==> flow/design.v <==
module calculator(
	input newkey,
	input [4:0] keycode,
	input clk,
	input rst,
	output reg [19:0] x,
	output reg led							 
	);
	localparam PLUS = 1'd0;					 
	localparam TIMES = 1'd1;				 
	localparam CLEAR20 = 20'd0;				 
	localparam CLEAR2 = 2'd0;				 
	localparam CLEAR1 = 1'd0;				 
	reg [19:0] y;
	reg op;
	reg [19:0] nextX;
	reg [19:0] nextY;
	reg nextOp;
	reg nextLED;
	reg [2:0] select;
	wire [19:0] sum;
	wire [19:0] product;
	wire [19:0] result;
	wire [19:0] ovp;						 
	wire ovs;								 
	always @ (posedge clk)
		begin
			if (rst)
				begin
					x <= CLEAR20;
					y <= CLEAR20;
					op <= CLEAR1;
					led <= CLEAR1;
				end
			else
				begin
					x <= nextX;
					y <= nextY;
					op <= nextOp;
					led <= nextLED;
				end
		end
  always @ (select, x, y, op, led, result, ovp, ovs, keycode)
		case(select)
			3'd0:						 
				begin
              		nextX = x;
					nextY = y;
					nextOp = op;
					nextLED = led;
				end
			3'd1:						 
				begin
              		nextX = CLEAR20;
					nextY = x;
					nextOp = PLUS;
					nextLED = CLEAR1;
				end
			3'd2:						 
				begin
              		nextX = CLEAR20;
					nextY = x;
					nextOp = TIMES;
					nextLED = CLEAR1;
				end
			3'd3:						 
				begin
              		nextX = result;
					nextY = y;
					nextOp = op;
					nextLED = op ? (ovp != 0) : ovs;
				end	
			3'd4:						 
				begin
              		nextX = CLEAR20;
					nextY = CLEAR20;
					nextOp = CLEAR1;				 
					nextLED = CLEAR1;
				end
			3'd7:						 
				begin
              		nextX = {x[15:0],keycode[3:0]};	 
					nextY = y;
					nextOp = op;
					nextLED = CLEAR1;
				end
			default:					 
				begin
              		nextX = x;
					nextY = y;
					nextOp = op;
					nextLED = led;
				end
		endcase
	always @ (newkey, keycode)
		begin
			if(!newkey)	select <= 3'd0;				 
			else if(keycode[4]) select <= 3'd7;		 
			else select <= keycode[2:0];			 
		end
	assign result = op ? product : sum;				 
	assign {ovp, product} = x * y;					 
	assign {ovs, sum} = x + y;						 
endmodule	
From RTL to reports: calculator
Module calculator before and after one edit of its RTL, step after step.
"before" refers to lines of the RTL above, "after" to lines of the edited file.
"difference" is "after" less "before", of the values as shown; "relative change" is that difference over "before", in percent.
Library cell names are shortened.
The mark - stands for no value.
- top module: calculator
- clock port: clk
- cell library: sky130hd
- corner: tt_025C_1v80

Diff
The edit as a unified diff against the file above.
The edit is scripted: it alters the design's behaviour and was not made to optimise anything.
begin of diff
@@ -78,11 +78,4 @@
 					nextLED = CLEAR1;
 				end
-			3'd7:						 
-				begin
-              		nextX = {x[15:0],keycode[3:0]};	 
-					nextY = y;
-					nextOp = op;
-					nextLED = CLEAR1;
-				end
 			default:					 
 				begin
end of diff

Elaborated design
Source: Yosys, flattened and elaborated, memories not mapped. Widths are those after wreduce. Registers that Yosys merges into a memory's read port (data or address) are not register bits. Print and check cells do not count. Equal cells are merged and count once.
- bit counts (what ; before ; after ; difference ; relative change (%)):
    word width x clocked read ports ; 0 ; 0 ; 0 ; -
    word-level cells ; 28 ; 25 ; -3 ; -10.71
    memories kept ; 0 ; 0 ; 0 ; -
    flip-flop bits (word level) ; 42 ; 42 ; 0 ; 0.00
    bits in writable memories ; 0 ; 0 ; 0 ; -
    input bits ; 8 ; 8 ; 0 ; 0.00
    ROM bits ; 0 ; 0 ; 0 ; -
    bits in latches ; 0 ; 0 ; 0 ; -
    output and inout port bits ; 21 ; 21 ; 0 ; 0.00
- operators by class (what ; before ; after ; difference ; relative change (%)):
    shift operators ; 0 ; 0 ; 0 ; -
    muxes and demuxes ; 8 ; 8 ; 0 ; 0.00
    add/sub/neg operators ; 1 ; 1 ; 0 ; 0.00
    $mul ; 1 ; 1 ; 0 ; 0.00
    order comparisons ; 0 ; 0 ; 0 ; -
    equality and inequality tests ; 5 ; 4 ; -1 ; -20.00
    div/mod/pow operators ; 0 ; 0 ; 0 ; -
    reduce/logical cells ; 9 ; 7 ; -2 ; -22.22
    bitwise logic cells ; 0 ; 0 ; 0 ; -
- operator list (cell ; before ; after ; difference ; relative change (%)):
    equality test 3 bit (second input constant) ; 2 ; 1 ; -1 ; -50.00
    parallel mux 20 bit (select 2 bit) ; 1 ; 2 ; +1 ; +100.00
    parallel mux 20 bit (select 3 bit) ; 1 ; 0 ; -1 ; -100.00
    nonzero test 3 bit ; 1 ; 0 ; -1 ; -100.00
    OR reduction 4 bit ; 1 ; 0 ; -1 ; -100.00
    nonzero test 2 bit ; 3 ; 3 ; 0 ; 0.00
    equality test 3 x 2 -> 1 bit (second input constant) ; 2 ; 2 ; 0 ; 0.00
    two-way mux 3 bit ; 2 ; 2 ; 0 ; 0.00
    parallel mux 1 bit (select 2 bit) ; 2 ; 2 ; 0 ; 0.00
    OR reduction 2 bit ; 2 ; 2 ; 0 ; 0.00
    adder 20 x 20 -> 21 bit ; 1 ; 1 ; 0 ; 0.00
    equality test 3 x 1 -> 1 bit (second input constant) ; 1 ; 1 ; 0 ; 0.00
    multiplier 20 x 20 -> 40 bit ; 1 ; 1 ; 0 ; 0.00
    two-way mux 1 bit ; 1 ; 1 ; 0 ; 0.00
    two-way mux 20 bit ; 1 ; 1 ; 0 ; 0.00
    nonzero test 20 bit ; 1 ; 1 ; 0 ; 0.00
    OR reduction 3 bit ; 1 ; 1 ; 0 ; 0.00

Logic depth
Yosys ltp: most cells in a row. Word level: on the elaborated netlist, between registers, memories and ports. Mapped: between sequential cells and ports; inverters and the memories' decode and read muxes count.
- depth (what ; before ; after ; difference ; relative change (%)):
    word-level depth ; 5 ; 5 ; 0 ; 0.00
    ABC_AREA ; 0 ; 0 ; - ; -
    gate-level depth with buffers ; 27 ; 28 ; +1 ; +3.70
    mapped depth without buffers ; 26 ; 27 ; +1 ; +3.85

Netlist
Source: synth_stat.txt of the flow (Yosys; design flattened, memories mapped). It holds for the ABC_AREA given above (unset counts as 0); a run with the other value may have another netlist.
- synthesis totals (what ; before ; after ; difference ; relative change (%)):
    mapped area (mm^2) ; 0.0163444 ; 0.0160929 ; -0.0002515 ; -1.54
    area of sequential cells (mm^2) ; 0.0008408 ; 0.0008408 ; 0.0000000 ; 0.00
    cell count ; 1871 ; 1877 ; +6 ; +0.32
    flip-flop cells ; 42 ; 42 ; 0 ; 0.00
- cell types (cell type ; before ; after ; difference ; relative change (%)):
    inv_1 ; 326 ; 361 ; +35 ; +10.74
    o221a_2 ; 21 ; 0 ; -21 ; -100.00
    a21oi_1 ; 64 ; 78 ; +14 ; +21.88
    nand3_1 ; 18 ; 31 ; +13 ; +72.22
    o21ai_0 ; 41 ; 30 ; -11 ; -26.83
    nor3_1 ; 25 ; 14 ; -11 ; -44.00
    nand2_1 ; 224 ; 232 ; +8 ; +3.57
    nand2b_1 ; 1 ; 9 ; +8 ; +800.00
    a22oi_1 ; 3 ; 10 ; +7 ; +233.33
    and2_1 ; 216 ; 222 ; +6 ; +2.78
    a21o_1 ; 20 ; 26 ; +6 ; +30.00
    and3_1 ; 8 ; 2 ; -6 ; -75.00
    a221oi_1 ; 6 ; 0 ; -6 ; -100.00
    o21ai_1 ; 6 ; 0 ; -6 ; -100.00
    xnor2_1 ; 23 ; 28 ; +5 ; +21.74
    a211oi_1 ; 12 ; 7 ; -5 ; -41.67
    o21a_1 ; 12 ; 7 ; -5 ; -41.67
    a222oi_1 ; 2 ; 7 ; +5 ; +250.00
The list need not be complete.

Timing after synthesis
Source: OpenSTA report_checks on the synthesized netlist (no wires, ideal clock, input and output delay 20% of the period each), path of least setup slack; recovery checks are left aside. Register names are those of the netlist, which keeps one name where synthesis merged equal registers.
- path after synthesis (what ; before ; after ; difference ; relative change (%)):
    kind ; reg-to-reg ; reg-to-reg ; - ; -
    from ; register x[12] ; register x[10] ; - ; -
    to ; register led ; register led ; - ; -
    setup slack (ns) ; 3.096 ; 3.229 ; +0.133 ; -
    path buffers ; 2 ; 2 ; 0 ; 0.00
    required time (ns) ; 9.875 ; 9.866 ; -0.009 ; -0.09
    stages ; 25 ; 25 ; 0 ; 0.00
    period (ns) ; 10.0 ; 10.0 ; 0.0 ; 0.00
    launch time at the first pin (ns) ; 0.000 ; 0.000 ; 0.000 ; -
    data arrival time (ns) ; 6.779 ; 6.637 ; -0.142 ; -2.09
    delay of the path (ns) ; 6.904 ; 6.771 ; -0.133 ; -1.93
    period reached after synthesis (ns) ; 6.904 ; 6.771 ; -0.133 ; -1.93
"delay of the path" is the arrival time less input delay plus setup time.
"stages" counts driving pins, that of a launching flip-flop among them; a cell with two outputs on the path counts twice.
"period reached after synthesis" is the clock period less the worst setup slack; recovery checks do not enter. This is arithmetic on one report: input and output delays are still those of the set period (20% each).
The rows between start and end are the longest chain of elaborated cells between them; the timing report does not say that the signal goes this way. Where chains are equally long, one stands for them.
Each line given opens the expression or statement behind the cell; cells for indexed reads and writes are added by Yosys, which also makes memories of some case tables.
Between the ends, after synthesis, before:
- cells stage by stage: dfxtp_1 clkbuf_1 and2_1 fa_1 fa_1 inv_1 fa_1 inv_1 fa_1 fa_1 fa_1 inv_1 fa_1 inv_1 ha_1 clkbuf_1 nand3_1 or4b_1 and3b_1 a21oi_1 mux2i_1 a211oi_1 or4_4 nor4_2 a21oi_1
- noted cells in the longest elaborated chain: 4
- ends and longest elaborated chain, after synthesis, before (what ; RTL line ; source):
    start, declared ; 6 ; output reg [19:0] x,
    start, assigned ; 30 ; x <= CLEAR20;
    start, assigned ; 37 ; x <= nextX;
    multiplier 20 x 20 -> 40 bit ; 102 ;
    nonzero test 20 bit ; 71 ; nextLED = op ? (ovp != 0) : ovs;
    two-way mux 1 bit ; 71 ;
    parallel mux 1 bit (select 2 bit) ; 44 ; case(select)
    end, assigned ; 33 ; led <= CLEAR1;
    end, assigned ; 40 ; led <= nextLED;
    end, declared ; 7 ; output reg led
Between the ends, after synthesis, after:
- cells stage by stage: dfxtp_1 clkbuf_1 and2_1 fa_1 fa_1 inv_1 fa_1 inv_1 fa_1 fa_1 fa_1 inv_1 fa_1 inv_1 ha_1 clkbuf_1 nand4_1 and4b_4 o21a_1 or4_4 a2111oi_2 o2111ai_1 nor4_1 and4_1 a211oi_1
- noted cells in the longest elaborated chain: 4
- ends and longest elaborated chain, after synthesis, after (what ; RTL line ; source):
    start, declared ; 6 ; output reg [19:0] x,
    start, assigned ; 30 ; x <= CLEAR20;
    start, assigned ; 37 ; x <= nextX;
    multiplier 20 x 20 -> 40 bit ; 95 ;
    nonzero test 20 bit ; 71 ; nextLED = op ? (ovp != 0) : ovs;
    two-way mux 1 bit ; 71 ;
    parallel mux 1 bit (select 2 bit) ; 44 ; case(select)
    end, assigned ; 33 ; led <= CLEAR1;
    end, assigned ; 40 ; led <= nextLED;
    end, declared ; 7 ; output reg led

Timing after layout
Path of least setup slack in the final report of the runs of set A (OpenROAD, finished layout, wires in). Where an end is a register, its clock arrival counts in the times.
- path after layout (what ; before ; after ; difference ; relative change (%)):
    kind ; reg-to-reg ; reg-to-reg ; - ; -
    from ; register y[6] ; register x[8] ; - ; -
    to ; register led ; register led ; - ; -
    launch time at the first pin (ns) ; 0.30 ; 0.30 ; 0.00 ; 0.00
    setup slack (ns) ; 0.27 ; 0.34 ; +0.07 ; -
    path buffers ; 0 ; 1 ; +1 ; -
    period (ns) ; 7.87 ; 7.87 ; 0.00 ; 0.00
    stages ; 25 ; 23 ; -2 ; -8.00
    required time (ns) ; 8.06 ; 8.03 ; -0.03 ; -0.37
    data arrival time (ns) ; 7.79 ; 7.70 ; -0.09 ; -1.16
The rows between start and end are the longest chain of elaborated cells between them; the timing report does not say that the signal goes this way. Where chains are equally long, one stands for them.
Between the ends, after layout, before:
- cells stage by stage: dfxtp_1 ha_1 inv_1 fa_1 inv_1 fa_1 inv_1 fa_1 inv_1 fa_1 fa_1 fa_1 inv_1 fa_1 inv_1 ha_1 nand3_1 or4b_1 and3b_1 a21oi_1 mux2i_1 a211oi_1 or4_4 nor4_2 a21oi_1
- noted cells in the longest elaborated chain: 4
- ends and longest elaborated chain, after layout, before (what ; RTL line ; source):
    start, declared ; 14 ; reg [19:0] y;
    start, assigned ; 31 ; y <= CLEAR20;
    start, assigned ; 38 ; y <= nextY;
    multiplier 20 x 20 -> 40 bit ; 102 ;
    nonzero test 20 bit ; 71 ; nextLED = op ? (ovp != 0) : ovs;
    two-way mux 1 bit ; 71 ;
    parallel mux 1 bit (select 2 bit) ; 44 ; case(select)
    end, assigned ; 33 ; led <= CLEAR1;
    end, assigned ; 40 ; led <= nextLED;
    end, declared ; 7 ; output reg led
Between the ends, after layout, after:
- cells stage by stage: dfxtp_1 buf_4 nand2_1 fa_1 inv_1 fa_1 fa_1 fa_1 fa_1 fa_1 inv_1 fa_1 inv_1 ha_1 a21oi_1 o21ai_0 or3_1 a211oi_1 o41ai_1 xnor2_1 nor4_1 and4_1 a211oi_1
- noted cells in the longest elaborated chain: 4
- ends and longest elaborated chain, after layout, after (what ; RTL line ; source):
    start, declared ; 6 ; output reg [19:0] x,
    start, assigned ; 30 ; x <= CLEAR20;
    start, assigned ; 37 ; x <= nextX;
    multiplier 20 x 20 -> 40 bit ; 95 ;
    nonzero test 20 bit ; 71 ; nextLED = op ? (ovp != 0) : ovs;
    two-way mux 1 bit ; 71 ;
    parallel mux 1 bit (select 2 bit) ; 44 ; case(select)
    end, assigned ; 33 ; led <= CLEAR1;
    end, assigned ; 40 ; led <= nextLED;
    end, declared ; 7 ; output reg led

Layout results
Runs of the flow (Yosys, OpenROAD) on both versions; the two runs of a pair have the same settings. The constraints put input and output delay at 20% of the set period each and load the outputs with 0.01 pF.
Flow settings, set A:
- CORE_UTILIZATION at 40
- period_ns at 7.87
- CAP_MARGIN at 20
- noted CORE_MARGIN: 2
- SLEW_MARGIN at 20
- results, set A (what ; before ; after ; difference ; relative change (%)):
    area of the die (mm^2) ; 0.0424937 ; 0.041853 ; -0.0006407 ; -1.51
    post-synthesis cell area (mm^2) ; 0.0163444 ; 0.0160929 ; -0.0002515 ; -1.54
    final utilization ; 0.433 ; 0.437 ; +0.004 ; -
    worst setup slack after layout (ns) ; 0.272 ; 0.336 ; +0.064 ; -
    clock period reached (ns) ; 7.598 ; 7.534 ; -0.064 ; -0.84
    total power of the final layout (uW) ; 1253 ; 461.5 ; -791.5 ; -63.17
    total negative setup slack (ns) ; 0.000 ; 0.000 ; 0.000 ; -
    lowest hold slack (ns) ; 0.545 ; 0.453 ; -0.092 ; -
Flow settings, set B:
- CORE_ASPECT_RATIO: 1.42
- CORE_UTILIZATION at 36
- CTS_CLUSTER_DIAMETER at 333
- HOLD_SLACK_MARGIN at 0.12
- MAX_ROUTING_LAYER: met4
- MIN_ROUTING_LAYER: met1
- noted SETUP_SLACK_MARGIN: 3.1
- SLEW_MARGIN at 15
- noted TNS_END_PERCENT: 40
- period_ns at 13.3
- CAP_MARGIN at 20
- noted CORE_MARGIN: 2
- results, set B (what ; before ; after ; difference ; relative change (%)):
    area of the die (mm^2) ; 0.0471485 ; 0.046437 ; -0.0007115 ; -1.51
    post-synthesis cell area (mm^2) ; 0.0163444 ; 0.0160929 ; -0.0002515 ; -1.54
    final utilization ; 0.383 ; 0.386 ; +0.003 ; -
    worst setup slack after layout (ns) ; 5.422 ; 5.501 ; +0.079 ; -
    clock period reached (ns) ; 7.878 ; 7.799 ; -0.079 ; -1.00
    total power of the final layout (uW) ; 686.2 ; 281 ; -405.2 ; -59.05
    total negative setup slack (ns) ; 0.000 ; 0.000 ; 0.000 ; -
    lowest hold slack (ns) ; 0.548 ; 0.633 ; +0.085 ; -
"clock period reached" is the run's clock period less its worst setup slack. It is reckoned from that one timing run; input and output delays stay at 20% of the period that was set.
By "total power of the final layout" is meant OpenSTA's value without simulated activity: inputs other than the clock are taken to toggle once in ten clock periods, and the tool carries that through the logic.
